==> flow/design.v <==
module matvec_mul #(
    parameter R=8, C=8, W_X=8, W_K=8,
    localparam DEPTH = $clog2(C),
               W_M = W_X + W_K,
               W_Y = W_M + DEPTH
  )(  
    input  logic clk, cen,
    input  logic signed [R-1:0][C-1:0][W_K-1:0] k,
    input  logic signed        [C-1:0][W_X-1:0] x, 
    output logic signed        [R-1:0][W_Y-1:0] y
  );
  localparam C_PAD = 2**$clog2(C);
  logic signed [W_Y-1:0] tree [R][DEPTH+1][C_PAD];  
  logic signed [C_PAD-1:0][W_X-1:0] x_pad;
  logic signed [R-1:0][C_PAD-1:0][W_K-1:0] k_pad;      
  always_comb begin
    x_pad = '0;
    k_pad = '0;
    for (int i = 0; i < C; i++) begin
      x_pad[i] = x[i];
    end
    for (int i = 0; i < R; i++) begin
      for (int j = 0; j < C; j++) begin
        k_pad[i][j] = k[i][j];
      end
    end
  end
  genvar r, c, d, a;
  for (r=0; r<R; r=r+1) begin
    for (c=0; c<C_PAD; c=c+1)
      always_ff @(posedge clk)   
        if (cen) tree[r][0][c] <= $signed(k_pad[r][c]) * $signed(x_pad[c]);
    for (d=0; d<DEPTH; d=d+1)
      for (a=0; a<C_PAD/2**(d+1); a=a+1)
        always_ff @(posedge clk)   
          if (cen) tree[r][d+1][a] <= tree[r][d][2*a] + tree[r][d][2*a+1];
    assign y[r] = tree[r][DEPTH][0];
  end
endmodule
module axis_matvec_mul #(
    parameter R=8, C=8, W_X=4, W_K=3,
    localparam W_Y = W_X + W_K + $clog2(C)
)(
    input  logic clk, rstn,
    output logic s_axis_kx_tready,
    input  logic s_axis_kx_tvalid,
    input  logic [R*C*W_K + C*W_X -1:0] s_axis_kx_tdata,
    input  logic m_axis_y_tready,
    output logic m_axis_y_tvalid,
    output logic [R*W_Y-1:0] m_axis_y_tdata
);
    typedef enum logic [2:0] {
        IDLE,
        LOAD_DATA,
        COMPUTING,
        RESULT_READY
    } state_t;
    state_t state, next_state;
    logic [R-1:0][C-1:0][W_K-1:0] k_reg;
    logic [C-1:0][W_X-1:0] x_reg;
    logic [R*W_Y-1:0] y_reg;
    logic computing;
    logic [$clog2(C+2)-1:0] compute_counter;
    always_ff @(posedge clk or negedge rstn) begin
        if (!rstn) begin
            state <= IDLE;
        end else begin
            state <= next_state;
        end
    end
    matvec_mul #(
        .R(R), .C(C), .W_X(W_X), .W_K(W_K)
    ) MATVEC (
        .clk(clk),
        .cen(computing),
        .k(k_reg),
        .x(x_reg),
        .y(y_reg)
    );
    always_comb begin
        next_state = state;
        case (state)
            IDLE: 
                if (s_axis_kx_tvalid && s_axis_kx_tready)
                    next_state = LOAD_DATA;
            LOAD_DATA:
                next_state = COMPUTING;
            COMPUTING: 
                if (compute_counter == C+1)
                    next_state = RESULT_READY;
            RESULT_READY:
                if (m_axis_y_tready)
                    next_state = IDLE;
        endcase
    end
    always_ff @(posedge clk or negedge rstn) begin
        if (!rstn) begin
            k_reg <= '0;
            x_reg <= '0;
            computing <= 1'b0;
            compute_counter <= '0;
            m_axis_y_tvalid <= 1'b0;
            m_axis_y_tdata <= '0;
        end else begin
            case (state)
                IDLE: begin
                    compute_counter <= '0;
                    computing <= 1'b0;
                    if (s_axis_kx_tvalid && s_axis_kx_tready) begin
                        for (int r = 0; r < R; r++) begin
                            for (int c = 0; c < C; c++) begin
                                k_reg[r][c] <= s_axis_kx_tdata[(r*C + c)*W_K +: W_K];
                            end
                        end
                        for (int c = 0; c < C; c++) begin
                            x_reg[c] <= s_axis_kx_tdata[R*C*W_K + c*W_X +: W_X];
                        end
                    end
                end
                LOAD_DATA: begin
                    computing <= 1'b1;
                end
                COMPUTING: begin
                    compute_counter <= compute_counter + 1;
                    if (compute_counter == C+1) begin
                        m_axis_y_tdata <= y_reg;
                        m_axis_y_tvalid <= 1'b1;
                        computing <= 1'b0;
                    end
                end
                RESULT_READY: begin
                    if (m_axis_y_tready) begin
                        m_axis_y_tvalid <= 1'b0;
                    end
                end
            endcase
        end
    end
    assign s_axis_kx_tready = (state == IDLE);
endmodule
Hand-over note for axis_matvec_mul

From RTL to reports: axis_matvec_mul
Module axis_matvec_mul before and after one edit of its RTL, step after step.
"before" refers to lines of the RTL above, "after" to lines of the edited file.
"change" is "after" less "before", of the values as shown; "change_rel_pct" is that difference over "before", in percent.
Operators carry their Yosys type and port widths (W data, S select, Z words).
Library cell names are shortened.
{"block": "setup", "top_module": "axis_matvec_mul", "clock": "clk", "cell_library": "sky130hd", "lib_corner": "tt_025C_1v80"}

The edit
The edit as a unified diff against the file above.
The edited RTL no longer does the same as the RTL above: the edit was made by script, with no optimisation intended.
begin of diff
@@ -94,13 +94,6 @@
         endcase
     end
-    always_ff @(posedge clk or negedge rstn) begin
-        if (!rstn) begin
-            k_reg <= '0;
-            x_reg <= '0;
-            computing <= 1'b0;
-            compute_counter <= '0;
-            m_axis_y_tvalid <= 1'b0;
-            m_axis_y_tdata <= '0;
-        end else begin
+    always_ff @(posedge clk) begin
+        begin
             case (state)
                 IDLE: begin
end of diff

Elaborated design
Source: Yosys, flattened and elaborated. Widths are those after wreduce. Registers that Yosys merges into a memory's read port (data or address) are not register bits. Print and check cells do not count. Equal cells are merged and count once.
{"block": "bits", "item": "output_inout_bits", "before": 82, "after": 82, "change": 0, "change_rel_pct": 0.00}
{"block": "bits", "item": "input_bits", "before": 228, "after": 228, "change": 0, "change_rel_pct": 0.00}
{"block": "bits", "item": "register_bits", "before": 1513, "after": 1513, "change": 0, "change_rel_pct": 0.00}
{"block": "bits", "item": "word_cells", "before": 346, "after": 346, "change": 0, "change_rel_pct": 0.00}
{"block": "op_classes", "item": "equal", "before": 7, "after": 7, "change": 0, "change_rel_pct": 0.00}
{"block": "op_classes", "item": "n_addsub", "before": 57, "after": 57, "change": 0, "change_rel_pct": 0.00}
{"block": "op_classes", "item": "muxes", "before": 10, "after": 10, "change": 0, "change_rel_pct": 0.00}
{"block": "op_classes", "item": "reduce_logical", "before": 11, "after": 11, "change": 0, "change_rel_pct": 0.00}
{"block": "op_classes", "item": "multipliers", "before": 64, "after": 64, "change": 0, "change_rel_pct": 0.00}
Operator kinds equal on both sides are left out: 21.

Logic depth
Depth = most cells in a row (Yosys ltp): at word level without a register or memory, in the mapped netlist without a sequential cell, where the memories' decode and read muxes count.
{"block": "depth", "item": "word_depth", "before": 4, "after": 4, "change": 0, "change_rel_pct": 0.00}
{"block": "depth", "item": "ABC_AREA", "before": "0", "after": "0"}
{"block": "depth", "item": "ltp_mapped", "before": 11, "after": 11, "change": 0, "change_rel_pct": 0.00}
{"block": "depth", "item": "depth_no_buf", "before": 9, "after": 9, "change": 0, "change_rel_pct": 0.00}

Synthesis result
Source: synth_stat.txt of the flow (Yosys; design flattened, memories mapped). It holds for the ABC_AREA given above (unset counts as 0); a run with the other value may have another netlist.
{"block": "by_type", "type": "edfxtp_1", "before": 1008, "after": 1318, "change": 310, "change_rel_pct": 30.75}
{"block": "by_type", "type": "dfrtp_1", "before": 313, "after": 3, "change": -310, "change_rel_pct": -99.04}
{"block": "by_type", "type": "mux2_2", "before": 296, "after": 14, "change": -282, "change_rel_pct": -95.27}
{"block": "by_type", "type": "o21ai_0", "before": 166, "after": 121, "change": -45, "change_rel_pct": -27.11}
{"block": "by_type", "type": "clkbuf_1", "before": 104, "after": 74, "change": -30, "change_rel_pct": -28.85}
{"block": "by_type", "type": "buf_2", "before": 44, "after": 14, "change": -30, "change_rel_pct": -68.18}
{"block": "by_type", "type": "inv_1", "before": 656, "after": 632, "change": -24, "change_rel_pct": -3.66}
{"block": "by_type", "type": "nand2_1", "before": 346, "after": 324, "change": -22, "change_rel_pct": -6.36}
{"block": "by_type", "type": "o21ai_1", "before": 7, "after": 28, "change": 21, "change_rel_pct": 300.00}
{"block": "by_type", "type": "a21oi_1", "before": 323, "after": 340, "change": 17, "change_rel_pct": 5.26}
{"block": "by_type", "type": "nor2_1", "before": 323, "after": 312, "change": -11, "change_rel_pct": -3.41}
{"block": "by_type", "type": "nand3_1", "before": 104, "after": 93, "change": -11, "change_rel_pct": -10.58}
{"block": "by_type", "type": "xor2_1", "before": 156, "after": 166, "change": 10, "change_rel_pct": 6.41}
{"block": "by_type", "type": "xnor2_1", "before": 475, "after": 468, "change": -7, "change_rel_pct": -1.47}
{"block": "by_type", "type": "o2111ai_1", "before": 41, "after": 34, "change": -7, "change_rel_pct": -17.07}
{"block": "by_type", "type": "nor2b_1", "before": 161, "after": 167, "change": 6, "change_rel_pct": 3.73}
{"block": "by_type", "type": "nor3_1", "before": 59, "after": 65, "change": 6, "change_rel_pct": 10.17}
{"block": "by_type", "type": "mux2i_1", "before": 16, "after": 22, "change": 6, "change_rel_pct": 37.50}
Cell types equal on both sides are left out: 6.
Not every row of either side is listed.
{"block": "mapped", "item": "cells", "before": 6836, "after": 6445, "change": -391, "change_rel_pct": -5.72}
{"block": "mapped", "item": "ffs", "before": 1322, "after": 1322, "change": 0, "change_rel_pct": 0.00}
{"block": "mapped", "item": "sequential_area_um2", "before": 38127.8, "after": 39679.3, "change": 1551.5, "change_rel_pct": 4.07}
{"block": "mapped", "item": "yosys_area_um2", "before": 82781.9, "after": 80761.2, "change": -2020.7, "change_rel_pct": -2.44}
{"block": "mapped", "item": "n_buf", "before": 153, "after": 99, "change": -54, "change_rel_pct": -35.29}
The figures by module come from a second, unflattened synthesis with its own total; it is not the netlist above.
{"block": "unflattened", "item": "hier_cells", "before": 6853, "after": 6514, "change": -339, "change_rel_pct": -4.95}
{"block": "unflattened", "item": "hier_area_um2", "before": 83358.7, "after": 80983.9, "change": -2374.8, "change_rel_pct": -2.85}
Rows give one instance, submodules left out.
{"block": "by_module_before", "module": "matvec_mul", "area_um2": 71277.1, "n_cells": 6168, "instances": 1, "mod_seq_area_um2": 30269.0}
{"block": "by_module_before", "module": "axis_matvec_mul", "area_um2": 12081.6, "n_cells": 685, "instances": 1, "mod_seq_area_um2": 7858.8}
{"block": "by_module_after", "module": "matvec_mul", "area_um2": 71396.0, "n_cells": 6175, "instances": 1, "mod_seq_area_um2": 30269.0}
{"block": "by_module_after", "module": "axis_matvec_mul", "area_um2": 9587.9, "n_cells": 339, "instances": 1, "mod_seq_area_um2": 9410.3}

Path before layout
Source: OpenSTA report_checks on the synthesized netlist (no wires, ideal clock, input and output delay 20% of the period each), path of least setup slack; recovery checks are left aside. Register names are those of the netlist, which keeps one name where synthesis merged equal registers.
{"block": "synth_timing", "item": "path_type", "before": "reg-to-reg", "after": "reg-to-reg"}
{"block": "synth_timing", "item": "from", "before": "register (name not given)", "after": "register computing"}
{"block": "synth_timing", "item": "to", "before": "register computing", "after": "register MATVEC.tree"}
{"block": "synth_timing", "item": "slack_ns", "before": -14.598, "after": -14.524, "change": 0.074}
{"block": "synth_timing", "item": "driving_pins", "before": 3, "after": 1, "change": -2, "change_rel_pct": -66.67}
{"block": "synth_timing", "item": "path_buffers", "before": 0, "after": 0, "change": 0}
{"block": "synth_timing", "item": "tclk_ns", "before": 8.0, "after": 8.0, "change": 0.0, "change_rel_pct": 0.00}
{"block": "synth_timing", "item": "path_delay_ns", "before": 22.598, "after": 22.524, "change": -0.074, "change_rel_pct": -0.33}
{"block": "synth_timing", "item": "setup_ns", "before": 0.177, "after": 1.424, "change": 1.247}
{"block": "synth_timing", "item": "arrival_ns", "before": 22.421, "after": 21.100, "change": -1.321, "change_rel_pct": -5.89}
{"block": "synth_timing", "item": "launch_ns", "before": 0.000, "after": 0.000, "change": 0.000}
{"block": "synth_timing", "item": "t_required_ns", "before": 7.823, "after": 6.576, "change": -1.247, "change_rel_pct": -15.94}
{"block": "synth_timing", "item": "synth_period_reached_ns", "before": 22.598, "after": 22.524, "change": -0.074, "change_rel_pct": -0.33}
"path_delay_ns" is the arrival time less input delay plus setup time.
"driving_pins" counts driving pins, that of a launching flip-flop among them; a cell with two outputs on the path counts twice.
"synth_period_reached_ns" = period - worst setup slack (recovery checks aside). The figure is calculated, with input and output delays left at 20% of the set period.
Where an end lacks its bit number, it is one bit of the signal, or one of the new flip-flops if synthesis recoded a state register.
A register here has more assigning lines than the two given.
{"block": "synth_via_before", "path_cell_list": "dfrtp_1 -> a21oi_1 -> o221ai_1"}
{"block": "synth_lines_before", "item": "end, assigned", "line_no": 100, "rtl": "computing <= 1'b0;"}
{"block": "synth_lines_before", "item": "end, assigned", "line_no": 108, "rtl": "computing <= 1'b0;"}
{"block": "synth_lines_before", "item": "end, declared", "line_no": 62, "rtl": "logic computing;"}
before: No chain of elaborated cells between the ends is given.
{"block": "synth_via_after", "path_cell_list": "edfxtp_1", "elab_chain_cells": 0, "cells_between": 0, "cone_lines": 0}
{"block": "synth_lines_after", "item": "start, declared", "line_no": 62, "rtl": "logic computing;"}
{"block": "synth_lines_after", "item": "start, assigned", "line_no": 101, "rtl": "computing <= 1'b0;"}
{"block": "synth_lines_after", "item": "start, assigned", "line_no": 114, "rtl": "computing <= 1'b1;"}
{"block": "synth_lines_after", "item": "end, assigned", "line_no": 32, "rtl": "if (cen) tree[r][0][c] <= $signed(k_pad[r][c]) * $signed(x_pad[c]);"}
{"block": "synth_lines_after", "item": "end, declared", "line_no": 13, "rtl": "logic signed [W_Y-1:0] tree [R][DEPTH+1][C_PAD];"}

Worst path after layout
From the final timing report of the runs of pair 1: the path of least setup slack in the routed layout; clock arrival at registers is part of the times.
{"block": "layout_timing", "item": "path_type", "before": "input-to-reg", "after": "reg-to-output"}
{"block": "layout_timing", "item": "from", "before": "input s_axis_kx_tvalid", "after": "register state"}
{"block": "layout_timing", "item": "to", "before": "register k_reg", "after": "output s_axis_kx_tready"}
{"block": "layout_timing", "item": "arrival_ns", "before": 4.25, "after": 1.87, "change": -2.38, "change_rel_pct": -56.00}
{"block": "layout_timing", "item": "output_delay_ns", "after": 1.60}
{"block": "layout_timing", "item": "driving_pins", "before": 5, "after": 2, "change": -3, "change_rel_pct": -60.00}
{"block": "layout_timing", "item": "in_delay_ns", "before": 1.60}
{"block": "layout_timing", "item": "path_buffers", "before": 3, "after": 1, "change": -2, "change_rel_pct": -66.67}
{"block": "layout_timing", "item": "setup_ns", "before": 0.11}
{"block": "layout_timing", "item": "slack_ns", "before": 4.41, "after": 4.53, "change": 0.12}
{"block": "layout_timing", "item": "tclk_ns", "before": 8.0, "after": 8.0, "change": 0.0, "change_rel_pct": 0.00}
{"block": "layout_timing", "item": "t_required_ns", "before": 8.67, "after": 6.40, "change": -2.27, "change_rel_pct": -26.18}
{"block": "layout_timing", "item": "launch_ns", "before": 1.60, "after": 0.79, "change": -0.81, "change_rel_pct": -50.62}
Where an end lacks its bit number, it is one bit of the signal, or one of the new flip-flops if synthesis recoded a state register.
Between the ends stands the longest chain of elaborated cells between them, by number of cells; it is not shown to be the way that was timed. Of several equally long chains one is given.
Each line given opens the expression or statement behind the cell; cells for indexed reads and writes are added by Yosys, which also makes memories of some case tables.
{"block": "layout_via_before", "path_cell_list": "clkdlybuf4s50_1 -> and2_4 -> buf_4 -> buf_4 -> mux2_2", "elab_chain_cells": 2, "cells_between": 2, "cone_classes": "reduce/logical: 2"}
{"block": "layout_lines_before", "item": "start, declared", "line_no": 46, "rtl": "input  logic s_axis_kx_tvalid,"}
{"block": "layout_lines_before", "item": "$logic_and A1 B1 Y1", "line_no": 109, "rtl": "if (s_axis_kx_tvalid && s_axis_kx_tready) begin"}
{"block": "layout_lines_before", "item": "$reduce_and A2 Y1"}
{"block": "layout_lines_before", "item": "end, assigned", "line_no": 98, "rtl": "k_reg <= '0;"}
{"block": "layout_lines_before", "item": "end, declared", "line_no": 59, "rtl": "logic [R-1:0][C-1:0][W_K-1:0] k_reg;"}
{"block": "layout_via_after", "path_cell_list": "dfstp_2 -> clkdlybuf4s50_1"}
{"block": "layout_lines_after", "item": "start, declared", "line_no": 58, "rtl": "state_t state, next_state;"}
{"block": "layout_lines_after", "item": "start, assigned", "line_no": 66, "rtl": "state <= IDLE;"}
{"block": "layout_lines_after", "item": "start, assigned", "line_no": 68, "rtl": "state <= next_state;"}
{"block": "layout_lines_after", "item": "end, declared", "line_no": 45, "rtl": "output logic s_axis_kx_tready,"}
after: No chain of elaborated cells between the ends is given.

Layout results
Runs of the flow (Yosys, OpenROAD) on both versions; the two runs of a pair have the same settings. The constraints put input and output delay at 20% of the set period each and load the outputs with 0.01 pF.
{"block": "flow_settings_pair_1", "CORE_UTILIZATION": 40, "period_ns": 8.0, "CAP_MARGIN": 20, "CORE_MARGIN": 2, "SLEW_MARGIN": 20}
{"block": "results_pair_1", "item": "design_die_area_um2", "before": 210608.0, "after": 205513.0, "change": -5095.0, "change_rel_pct": -2.42}
{"block": "results_pair_1", "item": "setup_ws_ns", "before": 4.413, "after": 4.535, "change": 0.122}
{"block": "results_pair_1", "item": "synth_chip_area_um2", "before": 82781.9, "after": 80761.2, "change": -2020.7, "change_rel_pct": -2.44}
{"block": "results_pair_1", "item": "holdWs_ns", "before": 0.468, "after": 0.415, "change": -0.053}
{"block": "results_pair_1", "item": "timing.setup.tns_ns", "before": 0.000, "after": 0.000, "change": 0.000}
{"block": "results_pair_1", "item": "finish.utilization_pct", "before": 46.0, "after": 46.1, "change": 0.1}
{"block": "flow_settings_pair_2", "CAP_MARGIN": 35, "CELL_PAD_IN_SITES_DETAIL_PLACEMENT": 2, "CELL_PAD_IN_SITES_GLOBAL_PLACEMENT": 3, "CORE_ASPECT_RATIO": 1.65, "CORE_UTILIZATION": 27, "CTS_CLUSTER_DIAMETER": 135, "GPL_ROUTABILITY_DRIVEN": 0, "GPL_TIMING_DRIVEN": 1, "MAX_ROUTING_LAYER": "met4", "MIN_ROUTING_LAYER": "met2", "PLACE_DENSITY_LB_ADDON": 0.29, "SETUP_SLACK_MARGIN": 0.23, "SLEW_MARGIN": 15, "period_ns": 2.75, "CORE_MARGIN": 2}
{"block": "results_pair_2", "item": "design_die_area_um2", "before": 311185.0, "after": 303643.0, "change": -7542.0, "change_rel_pct": -2.42}
{"block": "results_pair_2", "item": "setup_ws_ns", "before": -0.052, "after": -0.055, "change": -0.003}
{"block": "results_pair_2", "item": "synth_chip_area_um2", "before": 82781.9, "after": 80761.2, "change": -2020.7, "change_rel_pct": -2.44}
{"block": "results_pair_2", "item": "timing.setup.tns_ns", "before": -0.198, "after": -0.122, "change": 0.076}
{"block": "results_pair_2", "item": "finish.utilization_pct", "before": 34.9, "after": 34.8, "change": -0.1}

End of note.
